==> flow/design.v <==
`timescale 1ns / 1ps
module clock_div  #(
	parameter int COUNT_VAL = 1)(
    input logic clock,
    input logic reset,
    output logic div_clock,
    output logic tick
    );
logic [$clog2(COUNT_VAL):0] count;
localparam COUNT_VAL_n = COUNT_VAL / 2;
assign tick = (count == COUNT_VAL_n - 1) && (div_clock == 1'b0);
always_ff @(posedge clock or posedge reset)
    begin
        if(reset) begin
           count <= 'b0;
           div_clock <= 'b0;
         end
         else if (count == COUNT_VAL_n -1) begin
           count <= 'b0;
           div_clock <= ~div_clock;
         end
         else begin
           count <= count +1;
           div_clock <= div_clock; 
         end
    end
endmodule
`timescale 1ns / 1ps
module vga_controller #( 
    parameter h_actv_pixel = 640,
    parameter h_sync_pulse = 96,
    parameter h_back_porch = 48,
    parameter h_front_porch = 16,
    parameter h_sync_pol = 0,
    parameter v_actv_pixel = 480,
    parameter v_sync_pulse = 2,
    parameter v_back_porch = 33,
    parameter v_front_porch = 10,
    parameter v_sync_pol = 0    
)(
    input logic clk,    
    input logic ce,     
    input logic reset,  
    output logic h_sync,  
    output logic v_sync,  
    output logic [11:0] h_counter_out,  
    output logic [11:0] v_counter_out,  
    output logic disp_enable   
    );
    localparam v_tot_pixel = v_sync_pulse + v_back_porch + v_actv_pixel + v_front_porch;
    localparam h_tot_pixel = h_sync_pulse + h_back_porch + h_actv_pixel + h_front_porch;
    localparam beg_of_v_sync = v_actv_pixel + v_front_porch ;
    localparam end_of_v_sync = v_sync_pulse + v_actv_pixel + v_front_porch -1 ;
    localparam beg_of_h_sync = h_actv_pixel + h_front_porch ;
    localparam end_of_h_sync = h_sync_pulse + h_actv_pixel + h_front_porch -1 ;
    logic [11:0]  v_counter;
    logic [11:0]  h_counter;
    always_ff @(posedge clk or  posedge reset )begin
        if (reset)begin     
            v_counter <= 0;  
            h_counter <= 0;
            h_sync <= ~h_sync_pol;
            v_sync <= ~v_sync_pol;
            h_counter_out <= 0;
            v_counter_out <= 0;
        end
        else if (ce) begin
            h_counter_out <= h_counter;
            v_counter_out <= v_counter;
            if (h_counter < (h_tot_pixel-1))begin
                h_counter <= h_counter + 1 ;
            end
            else begin
                h_counter <= 0;
                if (v_counter < (v_tot_pixel -1))
                    v_counter <= v_counter + 1 ;
                else 
                    v_counter <= 0;
            end
            if(h_counter >= beg_of_h_sync && h_counter <= end_of_h_sync)begin
                h_sync <= h_sync_pol; 
            end           
            else begin
                h_sync <= ~h_sync_pol;
            end
            if (v_counter >= beg_of_v_sync && v_counter <= end_of_v_sync)
                v_sync <= v_sync_pol;
            else
                v_sync <= ~v_sync_pol;
        end
    end 
    always_ff @(posedge clk or  posedge reset)begin
        if(reset)begin
            disp_enable <= 0;
        end
        else if (ce) begin
            if ((v_counter <= v_actv_pixel-1) & (h_counter <= h_actv_pixel-1) )
                disp_enable <= 1;
            else 
                disp_enable <= 0; 
            end
    end
endmodule
`timescale 1ns / 1ps
module line_drawer(
    input logic [11:0] nx0,ny0,nx1,ny1,
    input logic  disp_en,
    input logic [11:0] v_cntr,
    input logic [11:0] h_cntr,
    input logic clk,
    input logic ce,
    input logic rst, 
    input logic Vsync,
    output logic [11:0] y, x
    );
    logic [11:0] x0;
    logic [11:0] y0;
    logic [11:0] x1;
    logic [11:0] y1;
    logic [11:0] n,w;
    logic [11:0] w0,n0,w1,n1;
    localparam logic [1:0] set_drawer = 2'd0;
    localparam logic [1:0] loop_drawer = 2'd1;
    localparam logic [1:0] low_high = 2'd2;
    localparam logic [1:0] reset_state = 2'd3;
    logic [1:0] drw_s;  
    logic [11:0] dw,dn;
    int  D;
    localparam int offset_D = 32'hffff;
    logic [11:0] w_cntr;
    logic low_or_high;   
    logic n_dir ; 
    always_ff @(posedge clk or posedge rst)begin
            if(rst)begin
                x0 <= 12'd2;
                y0 <= 12'd7;
                x1 <= 12'd9;
                y1 <= 12'd2;
                w0 <= 'd0;
                n0 <= 'd0;
                w1 <= 'd0;
                n1 <= 'd0;
                n <= 'd0;
                w <= 'd0;
                dw <= 'd0;
                dn <= 'd0;
                D <= 0;
                n_dir <= 1'b0;
                low_or_high <= 1'b0;
                x <= 12'hfff;
                y <= 12'hfff;
                w_cntr <= 'd0;
                drw_s <= low_high;
            end 
            else if (ce) begin
                case(drw_s) 
                    low_high:begin
                                if(x0 >  x1 && y0 > y1 )begin
                                    if((x0 - x1) > (y0 - y1))begin
                                        low_or_high <= 1'b1 ;
                                    end
                                    else begin
                                        low_or_high <= 1'b0 ;
                                    end
                                end
                                else if(x0 >  x1 && y0 < y1 )begin
                                    if((x0 - x1) > (y1 - y0))begin
                                        low_or_high <= 1'b1 ;
                                    end
                                    else begin
                                        low_or_high <= 1'b0 ;
                                    end
                                end
                                else if(x0 <  x1 && y0 > y1 )begin
                                    if((x1 - x0) > (y0 - y1))begin
                                        low_or_high <= 1'b1 ;
                                    end
                                    else begin
                                        low_or_high <= 1'b0 ;
                                    end
                                end
                                else if(x0 <  x1 && y0 < y1 )begin
                                    if((x1 - x0) > (y1 - y0))begin
                                        low_or_high <= 1'b1 ;
                                    end
                                    else begin
                                        low_or_high <= 1'b0 ;
                                    end
                                end 
                                drw_s <= set_drawer;                                                                                            
                            end
                    set_drawer:begin
                                    if(low_or_high == 1'b1)begin  
                                        if(x0 > x1)begin 
                                            {w0, n0, w1, n1} <= {x1,y1,x0,y0}; 
                                            dw <= x0 - x1;
                                            if(y0 > y1) begin
                                                dn <= y0 - y1;
                                                D <= 2*(y0 - y1) - (x0 - x1) + offset_D; 
                                                n_dir <= 1'b0;  
                                            end
                                            else begin
                                                dn <= y1 - y0;
                                                D <= 2*(y1 - y0) - (x0 - x1) + offset_D; 
                                                n_dir <= 1'b0;  
                                            end
                                            n <= y1;
                                            w <= x1; 
                                            w_cntr <= 'd0;
                                            drw_s <= loop_drawer;
                                        end
                                        else begin
                                            {w0, n0, w1, n1} <= {x0,y0,x1,y1}; 
                                            dw <= x1 - x0;
                                            if(y1 > y0) begin
                                                dn <= y1 - y0;
                                                D <= 2*(y1 - y0) - (x1 - x0) + offset_D;
                                                n_dir <= 1'b1;  
                                            end
                                            else begin
                                                dn <= y0 - y1;
                                                D <= 2*(y0 - y1) - (x1 - x0) + offset_D;
                                                n_dir <= 1'b0;  
                                            end
                                            n <= y0;
                                            w <= x0; 
                                            w_cntr <= 'd0;
                                            drw_s <= loop_drawer;
                                        end
                                    end
                                    else begin     
                                        if(y0 > y1)begin 
                                           {w0, n0, w1, n1} <= {y1,x1,y0,x0}; 
                                           dw <= y0 - y1; 
                                           if(x0 > x1) begin
                                               dn <= x0 - x1;
                                               n_dir <= 1'b0;  
                                               D <= 2*(x0 - x1) - (y0 - y1) + offset_D;
                                           end
                                           else begin
                                               dn <= x1 - x0;
                                               n_dir <= 1'b1;  
                                               D <= 2*(x1 - x0) - (y0 - y1) + offset_D;
                                           end
                                           n <= x0;
                                           w <= y1; 
                                           w_cntr <= 'd0;
                                           drw_s <= loop_drawer;
                                        end
                                        else begin  
                                            {w0, n0, w1, n1} <= {y0,x0,y1,x1}; 
                                            dw <= y1 - y0;
                                            if(x0 > x1) begin
                                              dn <= x0 - x1;
                                              n_dir <= 1'b0;  
                                              D <= 2*(x0 - x1) - (y1 - y0) + offset_D;
                                            end
                                            else begin
                                              dn <= x1 - x0;
                                              n_dir <= 1'b1;  
                                              D <= 2*(x1 - x0) - (y1 - y0) + offset_D;
                                            end
                                            n <= x0;
                                            w <= y0; 
                                            w_cntr <= 'd0;
                                            drw_s <= loop_drawer;
                                        end
                                    end
                                end
                    loop_drawer:begin
                                    if(low_or_high == 1'b1)
                                        {x,y} <= {w,n};
                                    else
                                        {x,y} <= {n,w};
                                    if(  (low_or_high == 1'b1) && (h_cntr +1 == w0 + w_cntr) ||    ((low_or_high == 1'b0) && (v_cntr == w0 + w_cntr && h_cntr > n ) ))begin  
                                        w_cntr <= w_cntr + 1;  
                                        w <= w + 1;
                                        if( D > (12'd0 + offset_D) )begin   
                                            if(n_dir == 1'b0)begin 
                                                n <= n - 1;
                                            end
                                            if(n_dir == 1'b1)begin 
                                                n <= n + 1; 
                                            end
                                            D <= D - 2*dw  + 2*dn;
                                        end
                                        else begin
                                        D <= D + 2*dn;
                                        end
                                    end 
                                    if(((low_or_high == 1'b1) && (w_cntr + w0 == w1)) ||    ((low_or_high == 1'b0) && (w_cntr + w0 == w1+1))) begin  
                                        w_cntr <= 'd0; 
                                        n <= n0;
                                        w <= w0;
                                        drw_s <= set_drawer;   
                                    end
                                end
                endcase        
                if(x0 != nx0 || y0 != ny0 || x1 != nx1 || y1 != ny1)begin
                    {x0, y0, x1, y1} <= {nx0, ny0, nx1, ny1};
                    drw_s <= low_high;
                end
            end
        end
endmodule
`timescale 1ns / 1ps
module drawing_line_top(
    input logic clk,
    input logic rst,
    output logic Hsync,
    output logic Vsync,
    output logic [3:0] vgaRed,
    output logic [3:0] vgaGreen,
    output logic [3:0] vgaBlue,
    input logic [11:0] x0,y0,x1,y1,
    output logic disp_en,
    output logic vga_clk,
    output logic [11:0] v_cntr, h_cntr
    );
    logic  vga_clk_buff;
    logic  vga_ce;
    clock_div#(4) vga_clk_mod(.clock(clk), .reset(rst), .div_clock(vga_clk_buff), .tick(vga_ce) ); 
    logic [11:0] v_cntr_buff, h_cntr_buff;
    logic Hsync_buff, Vsync_buff, disp_en_buff;   
    vga_controller#(
         .h_actv_pixel(50), 
         .h_sync_pulse(2),
         .h_back_porch(1),
         .h_front_porch(3),
         .h_sync_pol(0),
         .v_actv_pixel(60),
         .v_sync_pulse(1),
         .v_back_porch(1),
         .v_front_porch(1),
         .v_sync_pol(0)
    ) vgatxt(.clk(clk), .ce(vga_ce), .reset(rst), .h_sync(Hsync_buff), .v_sync(Vsync_buff), .h_counter_out(h_cntr_buff), .v_counter_out(v_cntr_buff), .disp_enable(disp_en_buff));
    logic [11:0] pix_y,pix_x;  
    line_drawer drw1(.nx0(x0), .nx1(x1),.disp_en(disp_en_buff), .rst(rst), .Vsync(Vsync_buff), .ny0(y0), .ny1(y1), .v_cntr(v_cntr_buff), .h_cntr(h_cntr_buff), .clk(clk), .ce(vga_ce), .y(pix_y), .x(pix_x)); 
    logic [3:0] red_r, green_r, blue_r;  
    assign {vgaRed, vgaGreen, vgaBlue} = {red_r, green_r, blue_r}; 
    always_ff @(posedge clk or posedge rst)begin
        if (rst) begin
            {red_r, green_r, blue_r} <= {4'b0 ,4'b0 , 4'b0};
        end
        else if (vga_ce) begin
            if (( (h_cntr_buff == pix_x && v_cntr_buff == pix_y ))&& disp_en_buff == 1'b1 )begin
                {red_r, green_r, blue_r} <= {4'hf,4'b0,4'b0};
            end  
            else if (disp_en_buff == 1'b1) begin
                {red_r, green_r, blue_r} <= {4'b1111,4'b1111,4'b1111};
            end
            else begin
                {red_r, green_r, blue_r} <= {4'b0 ,4'b0 , 4'b0}; 
            end
        end
    end
    assign vga_clk = vga_clk_buff;
    always_ff @(posedge clk or posedge rst)begin
        if (rst) begin
            v_cntr <= 12'd0;
            h_cntr <= 12'd0;
            Vsync <= 1'b1;
            Hsync <= 1'b1;
            disp_en <= 1'b0;
        end
        else if (vga_ce) begin
            v_cntr <= v_cntr_buff;
            h_cntr <= h_cntr_buff;
            Vsync <= Vsync_buff;
            Hsync <= Hsync_buff;
            disp_en <= disp_en_buff;
        end
    end
endmodule
# Reports on drawing_line_top
# Each step is given for the RTL above and for the edited RTL.
# Lines under "before" count in the file above, lines under "after" in the edited file.
# "change" is "after" less "before", of the values as shown.
# Operators carry their Yosys type and port widths (W data, S select, Z words).
# Library cell names are shortened.
# A cell with n/a has no value.
# design
top_module	drawing_line_top
clock	clk
library	sky130hd
pvt_corner	tt_025C_1v80

# The edit
# The edit as a unified diff against the file above.
# The edited RTL no longer does the same as the RTL above: the edit was made by script, with no optimisation intended.
# begin of diff
@@ -172,5 +172,5 @@
                                     end
                                 end
-                                else if(x0 <  x1 && y0 > y1 )begin
+                                else if((x0 ==  x1) && y0 > y1 )begin
                                     if((x1 - x0) > (y0 - y1))begin
                                         low_or_high <= 1'b1 ;
# end of diff

# After elaboration
# Counts by Yosys on the flattened word-level netlist (proc, flatten, opt, wreduce; memories kept). Register bits leave out memories and registers merged into their read ports (data or address). Print and check cells are left out.
# op_classes
element	before	after	change
multipliers	0	0	0
n_logic	4	4	0
div_mod_pow	0	0	0
cmp	19	19	0
n_addsub	38	38	0
n_reduce_logical	32	32	0
eq_ne	17	18	1
shifts	0	0	0
mux	63	63	0
# op_table
operator	before	after	change
$eq A12 B12 Y1	4	5	1
$mux W12	28	28	0
$mux W1	15	15	0
$logic_and A1 B1 Y1	14	14	0
$mux W32	9	9	0
$add A32 B16 Y32 const B	8	8	0
$gt A12 B12 Y1	8	8	0
$sub A32 B32 Y32	8	8	0
$add A12 B1 Y12 const B	5	5	0
$logic_or A1 B1 Y1	5	5	0
$le A12 B6 Y1 const B	4	4	0
$ne A12 B12 Y1	4	4	0
$reduce_and A2 Y1	4	4	0
$reduce_and A3 Y1	4	4	0
$sub A12 B12 Y12	4	4	0
$sub A12 B12 Y13	4	4	0
$mux W4	3	3	0
$ne A3 B1 Y1 const B	3	3	0
$not A1 Y1	3	3	0
$pmux W12 S2	3	3	0
$add A12 B1 Y13 const B	2	2	0
$add A32 B13 Y32	2	2	0
$eq A32 B32 Y1	2	2	0
$ge A12 B6 Y1 const B	2	2	0
$lt A12 B12 Y1	2	2	0
$lt A12 B6 Y1 const B	2	2	0
$mux W2	2	2	0
$reduce_bool A4 Y1	2	2	0
# The list need not be complete.
# word_totals
element	before	after	change
rom_bits	0	0	0
in_bits	50	50	0
ram_bits	0	0	0
memories	0	0	0
clocked_rd_ports_x_width	0	0	0
output_inout_bits	40	40	0
elab_cells	207	208	1
latchBits	0	0	0
ff_bits	294	294	0

# Logic depth
# Longest topological path by Yosys (ltp), each cell counted once; first at word level (registers and memories cut), then after technology mapping (sequential cells cut; the memories' decode and read muxes count).
# logic_depth
element	before	after	change
ltp_word	8	8	0
ABC_AREA	0	0	n/a
mapped_depth	25	23	-2

# Synthesis result
# Source: synth_stat.txt of the flow (Yosys; design flattened, memories mapped). It holds for the ABC_AREA given above (unset counts as 0); a run with the other value may have another netlist.
# types
cell	before	after	change
a21oi_1	264	215	-49
nand2_1	556	526	-30
nand3_1	77	104	27
mux2i_1	43	70	27
inv_1	229	251	22
clkbuf_1	159	142	-17
and3_1	38	53	15
o21ai_0	328	342	14
xnor2_1	215	201	-14
and2_1	22	33	11
o211a_1	3	14	11
nor3_1	63	73	10
xor2_1	114	105	-9
mux2_2	24	15	-9
nor2b_1	41	33	-8
or3_1	19	27	8
buf_2	14	22	8
nor3b_1	3	11	8
# The list need not be complete.
# synth_totals
element	before	after	change
seq_area_um2	7277.0	7277.0	0.0
n_buf	205	192	-13
area_um2	30867.1	31448.9	581.8
ffs	289	289	0
stdcells	3915	3968	53
# The figures by module come from a second, unflattened synthesis with its own total; it is not the netlist above.
# unflattened
element	before	after	change
hier_cells	3488	3498	10
area_unflattened_um2	29126.7	29049.1	-77.6
# Each row is one instance without its submodules.
# modules_before
mod	mod_seq_area_um2	n_inst	n_cells	mod_area_um2
line_drawer	5170.0	1	3168	25260.5
vga_controller	1278.7	1	198	2290.9
drawing_line_top	728.2	1	109	1413.9
clock_div #(COUNT_VAL=4)	100.1	1	13	161.4
# modules_after
mod	mod_seq_area_um2	n_inst	n_cells	mod_area_um2
line_drawer	5170.0	1	3178	25182.9
vga_controller	1278.7	1	198	2290.9
drawing_line_top	728.2	1	109	1413.9
clock_div #(COUNT_VAL=4)	100.1	1	13	161.4

# Timing after synthesis
# Source: OpenSTA report_checks on the synthesized netlist (no wires, ideal clock, input and output delay 20% of the period each), path of least setup slack; recovery checks are left aside. Register names are those of the netlist, which keeps one name where synthesis merged equal registers.
# synth_timing
element	before	after	change
path_kind	register to register	register to register	n/a
startpoint	register drw1.y1[1]	register drw1.x1[0]	n/a
endpoint	register drw1.D[16]	register drw1.D[14]	n/a
setup_time_ns	0.086	0.104	0.018
clock_period_ns	10.0	10.0	0.0
path_stages	21	19	-2
delay_ns	4.798	5.076	0.278
n_path_buf	0	0	0
t_arrival_ns	4.712	4.972	0.260
launch_ns	0.000	0.000	0.000
required_ns	9.914	9.896	-0.018
setup_slack_ns	5.202	4.924	-0.278
synth_period_reached_ns	4.798	5.076	0.278
# "delay_ns" = arrival - input delay + setup time.
# "path_stages" counts driving pins, that of a launching flip-flop among them; a cell with two outputs on the path counts twice.
# "synth_period_reached_ns" is the clock period less the worst setup slack; recovery checks do not enter. This is arithmetic on one report: input and output delays are still those of the set period (20% each).
# The rows between start and end are the longest chain of elaborated cells between them; the timing report does not say that the signal goes this way. Where chains are equally long, one stands for them.
# Each line given opens the expression or statement behind the cell; cells for indexed reads and writes are added by Yosys, which also makes memories of some case tables.
# A register here has more assigning lines than the two given.
# synth_between_before
cell_sequence	dfstp_2 > inv_1 > ha_1 > nor2b_1 > o21ai_0 > nand2_1 > a21o_1 > a21oi_1 > xor2_1 > ha_1 > ha_1 > or2_2 > a21oi_1 > a211oi_1 > or3_1 > a221oi_1 > xnor2_1 > a21oi_1 > o21ai_0 > o211ai_1 > a32oi_1
elab_chain_len	7
cells_between	28
cone_classes	add/sub (18); compare (2); mux (8)
# synth_rtl_before
element	line	source
from (decl)	119	logic [11:0] y1;
from (assign)	138	y1 <= 12'd2;
$sub A12 B12 Y13	261	D <= 2*(x1 - x0) - (y1 - y0) + offset_D;
$sub A32 B32 Y32	261
$add A32 B16 Y32	261
$mux W32	253	if(x0 > x1) begin
$mux W32	232	if(y0 > y1)begin
$mux W32	193	if(low_or_high == 1'b1)begin
$pmux W32 S2	156	case(drw_s)
to (assign)	199	D <= 2*(y0 - y1) - (x0 - x1) + offset_D;
to (assign)	204	D <= 2*(y1 - y0) - (x0 - x1) + offset_D;
to (decl)	128	int  D;
# synth_between_after
cell_sequence	dfstp_2 > ha_1 > inv_1 > fa_1 > a211o_1 > a21oi_1 > o21ai_0 > a221oi_1 > clkinv_1 > ha_1 > ha_1 > and3_1 > nand3_1 > a41oi_1 > xnor2_1 > nor2_1 > a21oi_1 > mux4_2 > a221oi_1
elab_chain_len	7
cells_between	27
cone_classes	add/sub (18); compare (1); mux (8)
# synth_rtl_after
element	line	source
from (decl)	118	logic [11:0] x1;
from (assign)	137	x1 <= 12'd9;
$sub A12 B12 Y13	261	D <= 2*(x1 - x0) - (y1 - y0) + offset_D;
$sub A32 B32 Y32	261
$add A32 B16 Y32	261
$mux W32	253	if(x0 > x1) begin
$mux W32	232	if(y0 > y1)begin
$mux W32	193	if(low_or_high == 1'b1)begin
$pmux W32 S2	156	case(drw_s)
to (assign)	199	D <= 2*(y0 - y1) - (x0 - x1) + offset_D;
to (assign)	204	D <= 2*(y1 - y0) - (x0 - x1) + offset_D;
to (decl)	128	int  D;

# Timing after layout
# Path of least setup slack in the final report of the runs of pair A (OpenROAD, finished layout, wires in). Where an end is a register, its clock arrival counts in the times.
# layout_timing
element	before	after	change
path_kind	register to register	register to register	n/a
startpoint	register drw1.y0[0]	register drw1.x1[1]	n/a
endpoint	register drw1.D[14]	register drw1.D[10]	n/a
setup_time_ns	0.17	0.12	-0.05
n_path_buf	0	1	1
required_ns	6.50	6.57	0.07
clock_period_ns	6.11	6.11	0.00
t_arrival_ns	5.92	6.19	0.27
launch_ns	0.56	0.58	0.02
setup_slack_ns	0.57	0.38	-0.19
path_stages	22	22	0
# The rows between start and end are the longest chain of elaborated cells between them; the timing report does not say that the signal goes this way. Where chains are equally long, one stands for them.
# A register here has more assigning lines than the two given.
# layout_between_before
cell_sequence	dfstp_2 > inv_1 > ha_1 > inv_1 > fa_1 > a21o_1 > a21oi_1 > xnor2_1 > inv_1 > ha_1 > ha_1 > a21o_1 > a211oi_1 > nor2_1 > o41a_1 > nand4_1 > nand3_1 > o22ai_1 > xnor2_1 > a211oi_1 > o21ai_0 > a32oi_1
elab_chain_len	7
cells_between	28
cone_classes	add/sub (18); compare (2); mux (8)
# layout_rtl_before
element	line	source
from (decl)	117	logic [11:0] y0;
from (assign)	136	y0 <= 12'd7;
$sub A12 B12 Y13	261	D <= 2*(x1 - x0) - (y1 - y0) + offset_D;
$sub A32 B32 Y32	261
$add A32 B16 Y32	261
$mux W32	253	if(x0 > x1) begin
$mux W32	232	if(y0 > y1)begin
$mux W32	193	if(low_or_high == 1'b1)begin
$pmux W32 S2	156	case(drw_s)
to (assign)	199	D <= 2*(y0 - y1) - (x0 - x1) + offset_D;
to (assign)	204	D <= 2*(y1 - y0) - (x0 - x1) + offset_D;
to (decl)	128	int  D;
# layout_between_after
cell_sequence	dfrtp_1 > inv_1 > ha_1 > nor2b_1 > o31a_1 > o21ai_0 > nand2_1 > a21oi_1 > xnor2_1 > inv_1 > ha_1 > ha_1 > o21ai_0 > nor2_1 > o41ai_1 > xor2_1 > nor2_1 > a211oi_1 > a311oi_1 > a311oi_1 > buf_4 > o31ai_1
elab_chain_len	7
cells_between	27
cone_classes	add/sub (18); compare (1); mux (8)
# layout_rtl_after
element	line	source
from (decl)	118	logic [11:0] x1;
from (assign)	137	x1 <= 12'd9;
$sub A12 B12 Y13	261	D <= 2*(x1 - x0) - (y1 - y0) + offset_D;
$sub A32 B32 Y32	261
$add A32 B16 Y32	261
$mux W32	253	if(x0 > x1) begin
$mux W32	232	if(y0 > y1)begin
$mux W32	193	if(low_or_high == 1'b1)begin
$pmux W32 S2	156	case(drw_s)
to (assign)	199	D <= 2*(y0 - y1) - (x0 - x1) + offset_D;
to (assign)	204	D <= 2*(y1 - y0) - (x0 - x1) + offset_D;
to (decl)	128	int  D;

# Measured runs
# Runs of the flow (Yosys, OpenROAD) on both versions; the two runs of a pair have the same settings. The constraints put input and output delay at 20% of the set period each and load the outputs with 0.01 pF.
# flow_settings_pair_A
CORE_UTILIZATION	40
period_ns	6.11
CAP_MARGIN	20
CORE_MARGIN	2
SLEW_MARGIN	20
# measured_pair_A
element	before	after	change
design.die.area_um2	79405.6	80880.5	1474.9
period_less_ws_ns	5.538	5.732	0.194
fin_power_mw	12.173	10.871	-1.302
timing.setup.tns_ns	0.000	0.000	0.000
timing.setup.ws_ns	0.572	0.378	-0.194
utilization_pct	44.8	45.2	0.4
synthArea_um2	30867.1	31448.9	581.8
holdWs_ns	0.461	0.454	-0.007
# flow_settings_pair_B
CAP_MARGIN	10
CORE_MARGIN	2
CORE_UTILIZATION	27
CTS_CLUSTER_DIAMETER	397
MIN_ROUTING_LAYER	met1
PLACE_DENSITY_LB_ADDON	0.26
SETUP_SLACK_MARGIN	-0.64
TNS_END_PERCENT	75
period_ns	8.38
SLEW_MARGIN	20
# measured_pair_B
element	before	after	change
design.die.area_um2	117043.0	119222.0	2179.0
period_less_ws_ns	5.744	6.295	0.551
fin_power_mw	9.038	7.947	-1.091
timing.setup.tns_ns	0.000	0.000	0.000
timing.setup.ws_ns	2.636	2.085	-0.551
utilization_pct	30.4	30.5	0.1
synthArea_um2	30867.1	31448.9	581.8
holdWs_ns	0.462	0.454	-0.008
# "period_less_ws_ns" is the run's clock period less its worst setup slack. It is reckoned from that one timing run; input and output delays stay at 20% of the period that was set.
# "fin_power_mw": no workload was simulated; the value follows from the tool's default switching activity.
